==> flow/design.v <==
module day07p1_top ( 
    input logic clk_i,
    input logic rst_ni,
    input logic valid_i,
    input logic field_i,
    input logic eol_i,
    output logic [15:0] result_o,
    output logic ready_o
);
typedef enum logic [2:0] { 
    Start,
    InitialTachyon,
    ProcessTachyon,
    IdleSplitter,
    ProcessSplitter
} state_t;
state_t state_q, state_d;
logic eol_q, eol_d;
logic field_q, field_d;
logic [15:0] beam_splits_q, beam_splits_d;
logic [7:0] board_width_q, board_width_d;
logic [7:0] index_q, index_d;
logic [149:0] current_state_q, current_state_d;
logic [149:0] next_state_q, next_state_d;
always_comb begin
    state_d = state_q;
    eol_d = eol_q;
    field_d = field_q;
    beam_splits_d = beam_splits_q;
    board_width_d = board_width_q;
    index_d = index_q;
    current_state_d = current_state_q;
    next_state_d = next_state_q;
    case(state_q)
        Start: begin
            state_d = InitialTachyon;
        end
        InitialTachyon, IdleSplitter: begin
            if (valid_i == 1'b1) begin
                state_d = (state_q == InitialTachyon ? ProcessTachyon : ProcessSplitter);
                field_d = eol_i == 1'b0 ? field_i : 1'b0;
                eol_d = eol_i;
            end
        end
        ProcessTachyon: begin
            if(field_q == 1'b1) begin
                current_state_d = current_state_q + (150'b1 << board_width_q);
            end
            if(eol_q == 1'b1) begin
                state_d = IdleSplitter;
            end else begin
                state_d = InitialTachyon;
                board_width_d = board_width_q + 1;
            end
        end
        ProcessSplitter: begin
            if (eol_q == 1'b1) begin
                index_d = 8'b0;
                current_state_d = next_state_q;
                next_state_d = 150'b0;
            end else begin
                if((((current_state_q & (150'b1 << index_q) ) >> index_q ) & ({149'b0, field_q})) == 150'b1) begin
                    if(index_q == 8'b0) begin
                        next_state_d = next_state_q | 150'b10;
                    end else if(index_q == (board_width_q - 1)) begin
                        next_state_d = next_state_q | 150'b10;
                    end else begin
                        next_state_d = next_state_q | (150'b101 << (index_q - 1));
                    end
                    beam_splits_d = beam_splits_q + 1;
                end else if(((current_state_q & (150'b1 << index_q)) >> index_q) == 150'b1) begin
                    next_state_d = next_state_q | (150'b1 << index_q);
                end
                index_d = index_q + 8'b1;
            end
            state_d = IdleSplitter;
        end
        default: begin
            state_d = Start;
            field_d = 1'b0;
            eol_d = 1'b0;
            beam_splits_d = 16'b0;
            board_width_d = 8'b0;
            index_d = 8'b0;
            current_state_d = 150'b0;
            next_state_d = 150'b0;
        end
    endcase
end
always_ff @( posedge clk_i, negedge rst_ni ) begin
    if(rst_ni == 1'b0) begin
        state_q <= Start;
        field_q <= 1'b0;
        eol_q <= 1'b0;
        beam_splits_q <= 16'b0;
        board_width_q <= 8'b0;
        index_q <= 8'b0;
        current_state_q <= 150'b0;
        next_state_q <= 150'b0;
    end else begin
        state_q <= state_d;
        field_q <= field_d;
        eol_q <= eol_d;
        beam_splits_q <= beam_splits_d;
        board_width_q <= board_width_d;
        index_q <= index_d;
        current_state_q <= current_state_d;
        next_state_q <= next_state_d;
    end
end
assign result_o = beam_splits_q;
assign ready_o = (state_q == InitialTachyon || state_q == IdleSplitter);
endmodule
Step by step through the tools: day07p1_top. Tool output for the design above, in the order of the flow. Lines are those of the file above, counted from 1. Library cell names are shortened. A cell with - has no value.

Design top: day07p1_top. Clock port: clk_i. Library: sky130hd. Corner: tt_025C_1v80.

Elaborated design. Counts by Yosys on the flattened word-level netlist (proc, flatten, opt, wreduce; memories kept). Register bits leave out memories and registers merged into their read ports (data or address). Print and check cells are left out. Cells with the same type and inputs are merged into one.

For register bits the number is 337. Under input bits stands 5. The entry for output and inout port bits reads 17. For cells after elaboration the number is 82.

Add/subtract/negate cells: 6. For equal/unequal tests the number is 16. Shifts and indexed selects: 4. Under mux-type cells stands 25. The figure for bitwise logic cells is 8. Under reduce/logical cells stands 14.

Operators by type and width (count): 2-to-1 mux 150 bit (7); parallel mux 150 bit (select 3 bit) (1); << shifter 1 x 8 -> 150 bit (first input constant) (2); equality test 150 x 1 -> 1 bit (second input constant) (2); bitwise OR 150 bit (2); parallel mux 150 bit (select 2 bit) (1); AND 150 x 1 -> 150 bit (1); adder 150 bit (1); AND 150 bit (1); >> shifter 150 x 8 -> 150 bit (1); << shifter 3 x 32 -> 150 bit (first input constant) (1); equality test 8 x 32 -> 1 bit (1); parallel mux 16 bit (select 2 bit) (1); parallel mux 8 bit (select 2 bit) (2); 2-to-1 mux 16 bit (2); subtractor 8 x 1 -> 9 bit (second input constant) (2); adder 16 x 1 -> 16 bit (second input constant) (1); adder 8 x 1 -> 8 bit (second input constant) (2); 2-to-1 mux 8 bit (2); != test 2 bit (second input constant) (6); != test 4 bit (second input constant) (3); parallel mux 3 bit (select 4 bit) (1); OR reduction 4 bit (2); zero test 8 bit (1); AND reduction 2 bit (3); equality test 3 x 2 -> 1 bit (second input constant) (2); AND reduction 3 bit (2); OR reduction 3 bit (2).

Other operator kinds: 11; their cells: 18.

Longest topological paths. Depth = most cells in a row (Yosys ltp): at word level without a register or memory, in the mapped netlist without a sequential cell, where the memories' decode and read muxes count.

The entry for depth after elaboration reads 8. For ABC_AREA the number is 0. For gate-level depth with buffers the number is 27. Depth with buffers taken out: 21.

Synthesis result. Yosys stat after the flow's synthesis: flattened, memories mapped to cells. It holds for the ABC_AREA given above (unset counts as 0); a run with the other value may have another netlist. The area totals of this step are shown rounded.

Under cell count stands 4442. For synthesis area the number is 32500 um2. The entry for mapped flip-flops reads 339.

Cell types: dfrtp_1 (count 338, area in all 8.46E+03 um2); nor2_1 (count 668, area in all 2.51E+03 um2); a21oi_1 (count 472, area in all 2.36E+03 um2); ha_1 (count 164, area in all 2.05E+03 um2); o21ai_0 (count 385, area in all 1.93E+03 um2); nand2_1 (count 390, area in all 1.46E+03 um2); a221oi_1 (count 132, area in all 1.16E+03 um2); xnor2_1 (count 121, area in all 1.06E+03 um2); clkbuf_1 (count 246, area in all 923.386 um2); nand4_1 (count 138, area in all 863.328 um2); nand3_1 (count 138, area in all 690.662 um2); xor2_1 (count 62, area in all 543.021 um2); a21o_1 (count 64, area in all 480.461 um2); a22oi_1 (count 56, area in all 420.403 um2); and3_1 (count 58, area in all 362.848 um2); nor3_1 (count 71, area in all 355.341 um2); o21bai_1 (count 45, area in all 337.824 um2); buf_2 (count 63, area in all 315.302 um2).

Not listed: further types 95, cells in them 831.

Timing after synthesis. OpenSTA on the mapped netlist: ideal clock, no wires. The path of least setup slack (recovery checks aside). Input and output delay are each 20% of the period. Register names are those of the netlist, which keeps one name where synthesis merged equal registers.

Kind: reg-to-reg. Start point: register index_q[0]. End point: register beam_splits_q[15]. The entry for clock period reads 6000 ps. Setup time: 118 ps. For launch time at the first pin the number is 0 ps. Under arrival stands 5014 ps. The figure for data required time is 5882 ps. For path slack the number is 867 ps. Path delay: 5132 ps. Stages: 24. Under buffers on the path stands 9. The figure for period reached after synthesis is 5133 ps.

"path delay" is the arrival time less input delay plus setup time. "stages" counts driving pins, that of a launching flip-flop among them; a cell with two outputs on the path counts twice. "period reached after synthesis" is the clock period less the worst setup slack; recovery checks do not enter. This is arithmetic on one report: input and output delays are still those of the set period (20% each). The rows between start and end are the longest chain of elaborated cells between them; the timing report does not say that the signal goes this way. Where chains are equally long, one stands for them. Each line given opens the expression or statement behind the cell; cells for indexed reads and writes are added by Yosys, which also makes memories of some case tables.

Cell sequence: dfrtp_1 > buf_2 > buf_4 > inv_1 > buf_2 > buf_2 > buf_1 > buf_1 > ha_1 > clkbuf_1 > clkbuf_1 > a41oi_1 > a2111o_1 > a311o_1 > nor4_4 > nor2_1 > nor4_2 > o21ai_2 > or2_1 > buf_2 > nor3_2 > nand3_1 > xnor2_1 > and2b_1. The entry for length of the longest elaborated chain reads 8. For elaborated cells on any way between the ends the number is 10. Classes of those cells: eq/ne: 2; shift: 2; mux: 3; logic: 2; reduce/logical: 1.

RTL lines, path post-synthesis: start: declaration (line 22) `logic [7:0] index_q, index_d;`; start: assignment (line 97) `index_q <= 8'b0;`; start: assignment (line 106) `index_q <= index_d;`; << shifter 1 x 8 -> 150 bit (line 62) `if((((current_state_q & (150'b1 << index_q) ) >> index_q ) & ({149'b0, field_q})) == 150'b1) begin`; AND 150 bit (line 62); >> shifter 150 x 8 -> 150 bit (line 62); AND 150 x 1 -> 150 bit (line 62); equality test 150 x 1 -> 1 bit (line 62); 2-to-1 mux 16 bit (line 62); 2-to-1 mux 16 bit (line 57) `if (eol_q == 1'b1) begin`; parallel mux 16 bit (select 2 bit) (line 34) `case(state_q)`; end: assignment (line 95) `beam_splits_q <= 16'b0;`; end: assignment (line 104) `beam_splits_q <= beam_splits_d;`; end: declaration (line 20) `logic [15:0] beam_splits_q, beam_splits_d;`.

Path in the finished layout. Path of least setup slack in the final report of run A (OpenROAD, finished layout, wires in). Where an end is a register, its clock arrival counts in the times. The path's times are printed in steps of 10 ps; the period is the one set.

Kind: reg-to-reg. Start point: register board_width_q[1]. End point: register current_state_q[141]. The entry for clock period reads 5340 ps. Setup time: 120 ps. For launch time at the first pin the number is 610 ps. Under arrival stands 5770 ps. The figure for data required time is 5850 ps. For path slack the number is 80 ps. Stages: 23. Under buffers on the path stands 3.

The rows between start and end are the longest chain of elaborated cells between them; the timing report does not say that the signal goes this way. Where chains are equally long, one stands for them.

Cell sequence: dfrtp_1 > buf_4 > ha_1 > ha_2 > nand2b_1 > nand2b_1 > buf_4 > nor2_1 > ha_1 > nand2_1 > o21ai_0 > a21boi_0 > buf_4 > o21bai_1 > a21oi_1 > o21ai_0 > a31o_4 > a21boi_1 > o41a_1 > o31ai_1 > xor2_1 > a221oi_1 > nor2_1. The entry for length of the longest elaborated chain reads 4. For elaborated cells on any way between the ends the number is 4. Classes of those cells: add/sub: 1; shift: 1; mux: 2.

RTL lines, path after layout: start: declaration (line 21) `logic [7:0] board_width_q, board_width_d;`; start: assignment (line 96) `board_width_q <= 8'b0;`; start: assignment (line 105) `board_width_q <= board_width_d;`; << shifter 1 x 8 -> 150 bit (line 47) `current_state_d = current_state_q + (150'b1 << board_width_q);`; adder 150 bit (line 47); 2-to-1 mux 150 bit (line 46) `if(field_q == 1'b1) begin`; parallel mux 150 bit (select 3 bit) (line 34) `case(state_q)`; end: assignment (line 98) `current_state_q <= 150'b0;`; end: assignment (line 107) `current_state_q <= current_state_d;`; end: declaration (line 23) `logic [149:0] current_state_q, current_state_d;`.

Lab notebook: day07p1_top

Measured results for day07p1_top: 2 stored runs of the Yosys and OpenROAD flow on sky130hd. The settings differ; the order carries no meaning. The constraints put input and output delay at 20% of the set period each and load the outputs with 0.01 pF. "clock period reached": clock period set for the run, less the worst setup slack. It is reckoned from that one timing run; input and output delays stay at 20% of the period that was set. "time on the worst setup path" is the time allowed to the run's worst setup path (the clock period less input and output delay, where it has them) less its slack. Clock arrival times count: a late capture clock shortens it, a late launch clock lengthens it. "total power after layout" is the tool's figure for a default switching activity; nothing was simulated. "time on the worst setup path" is known to 10 ps. Measured values are rounded.

Files of run A:
==> flow/run.sh <==
#!/bin/bash
# the make line also repeats the synthesis and layout settings of config.mk as NAME=value (left out here)
make -C /OpenROAD-flow-scripts/flow DESIGN_CONFIG=/design/flow/config.mk WORK_HOME=/design/flow/orfs CLKGATE_MAP_FILE= finish
==> flow/config.mk <==
export PLATFORM = sky130hd
export DESIGN_NAME = day07p1_top
export DESIGN_NICKNAME = day07p1_top
export VERILOG_FILES = /design/flow/design.v
export SDC_FILE = /design/flow/constraint.sdc
export NUM_CORES = 4
export LEC_CHECK = 0
export CAP_MARGIN = 20
export CORE_MARGIN = 2
export CORE_UTILIZATION = 40
export SLEW_MARGIN = 20
==> flow/constraint.sdc <==
create_clock -name core_clock -period 5.34 [get_ports {clk_i}]
set_input_delay 1.0680 -clock core_clock [delete_from_list [all_inputs] [get_ports {clk_i}]]
set_output_delay 1.0680 -clock core_clock [all_outputs]
set_load 0.01 [all_outputs]

Results of run A. The Yosys chip area after synthesis reads 32500 um2. The measured die size is 83600 um2. The standard-cell area after routing is 39700 um2. The post-route utilization stands at 49.3 %. For the setup slack of the worst path the run shows 84 ps. The measured setup total negative slack is 0 ps. The total power after layout reads 13300 µW. The clock period reached comes to 5256 ps. For the time on the worst setup path the run shows 5260 ps. Worst setup path type: reg-to-reg.

Files of run B:
==> flow/run.sh <==
#!/bin/bash
# the make line also repeats the synthesis and layout settings of config.mk as NAME=value (left out here)
make -C /OpenROAD-flow-scripts/flow DESIGN_CONFIG=/design/flow/config.mk WORK_HOME=/design/flow/orfs CLKGATE_MAP_FILE= finish
==> flow/config.mk <==
export PLATFORM = sky130hd
export DESIGN_NAME = day07p1_top
export DESIGN_NICKNAME = day07p1_top
export VERILOG_FILES = /design/flow/design.v
export SDC_FILE = /design/flow/constraint.sdc
export NUM_CORES = 4
export LEC_CHECK = 0
export CAP_MARGIN = 0
export CORE_MARGIN = 2
export CORE_UTILIZATION = 19
export CTS_CLUSTER_DIAMETER = 104
export CTS_CLUSTER_SIZE = 87
export GPL_ROUTABILITY_DRIVEN = 0
export MIN_ROUTING_LAYER = met2
export SLEW_MARGIN = 20
export TNS_END_PERCENT = 40
==> flow/constraint.sdc <==
create_clock -name core_clock -period 6.0 [get_ports {clk_i}]
set_input_delay 1.2000 -clock core_clock [delete_from_list [all_inputs] [get_ports {clk_i}]]
set_output_delay 1.2000 -clock core_clock [all_outputs]
set_load 0.01 [all_outputs]

Outcome of run B: no results, routing failed with GRT-0116.
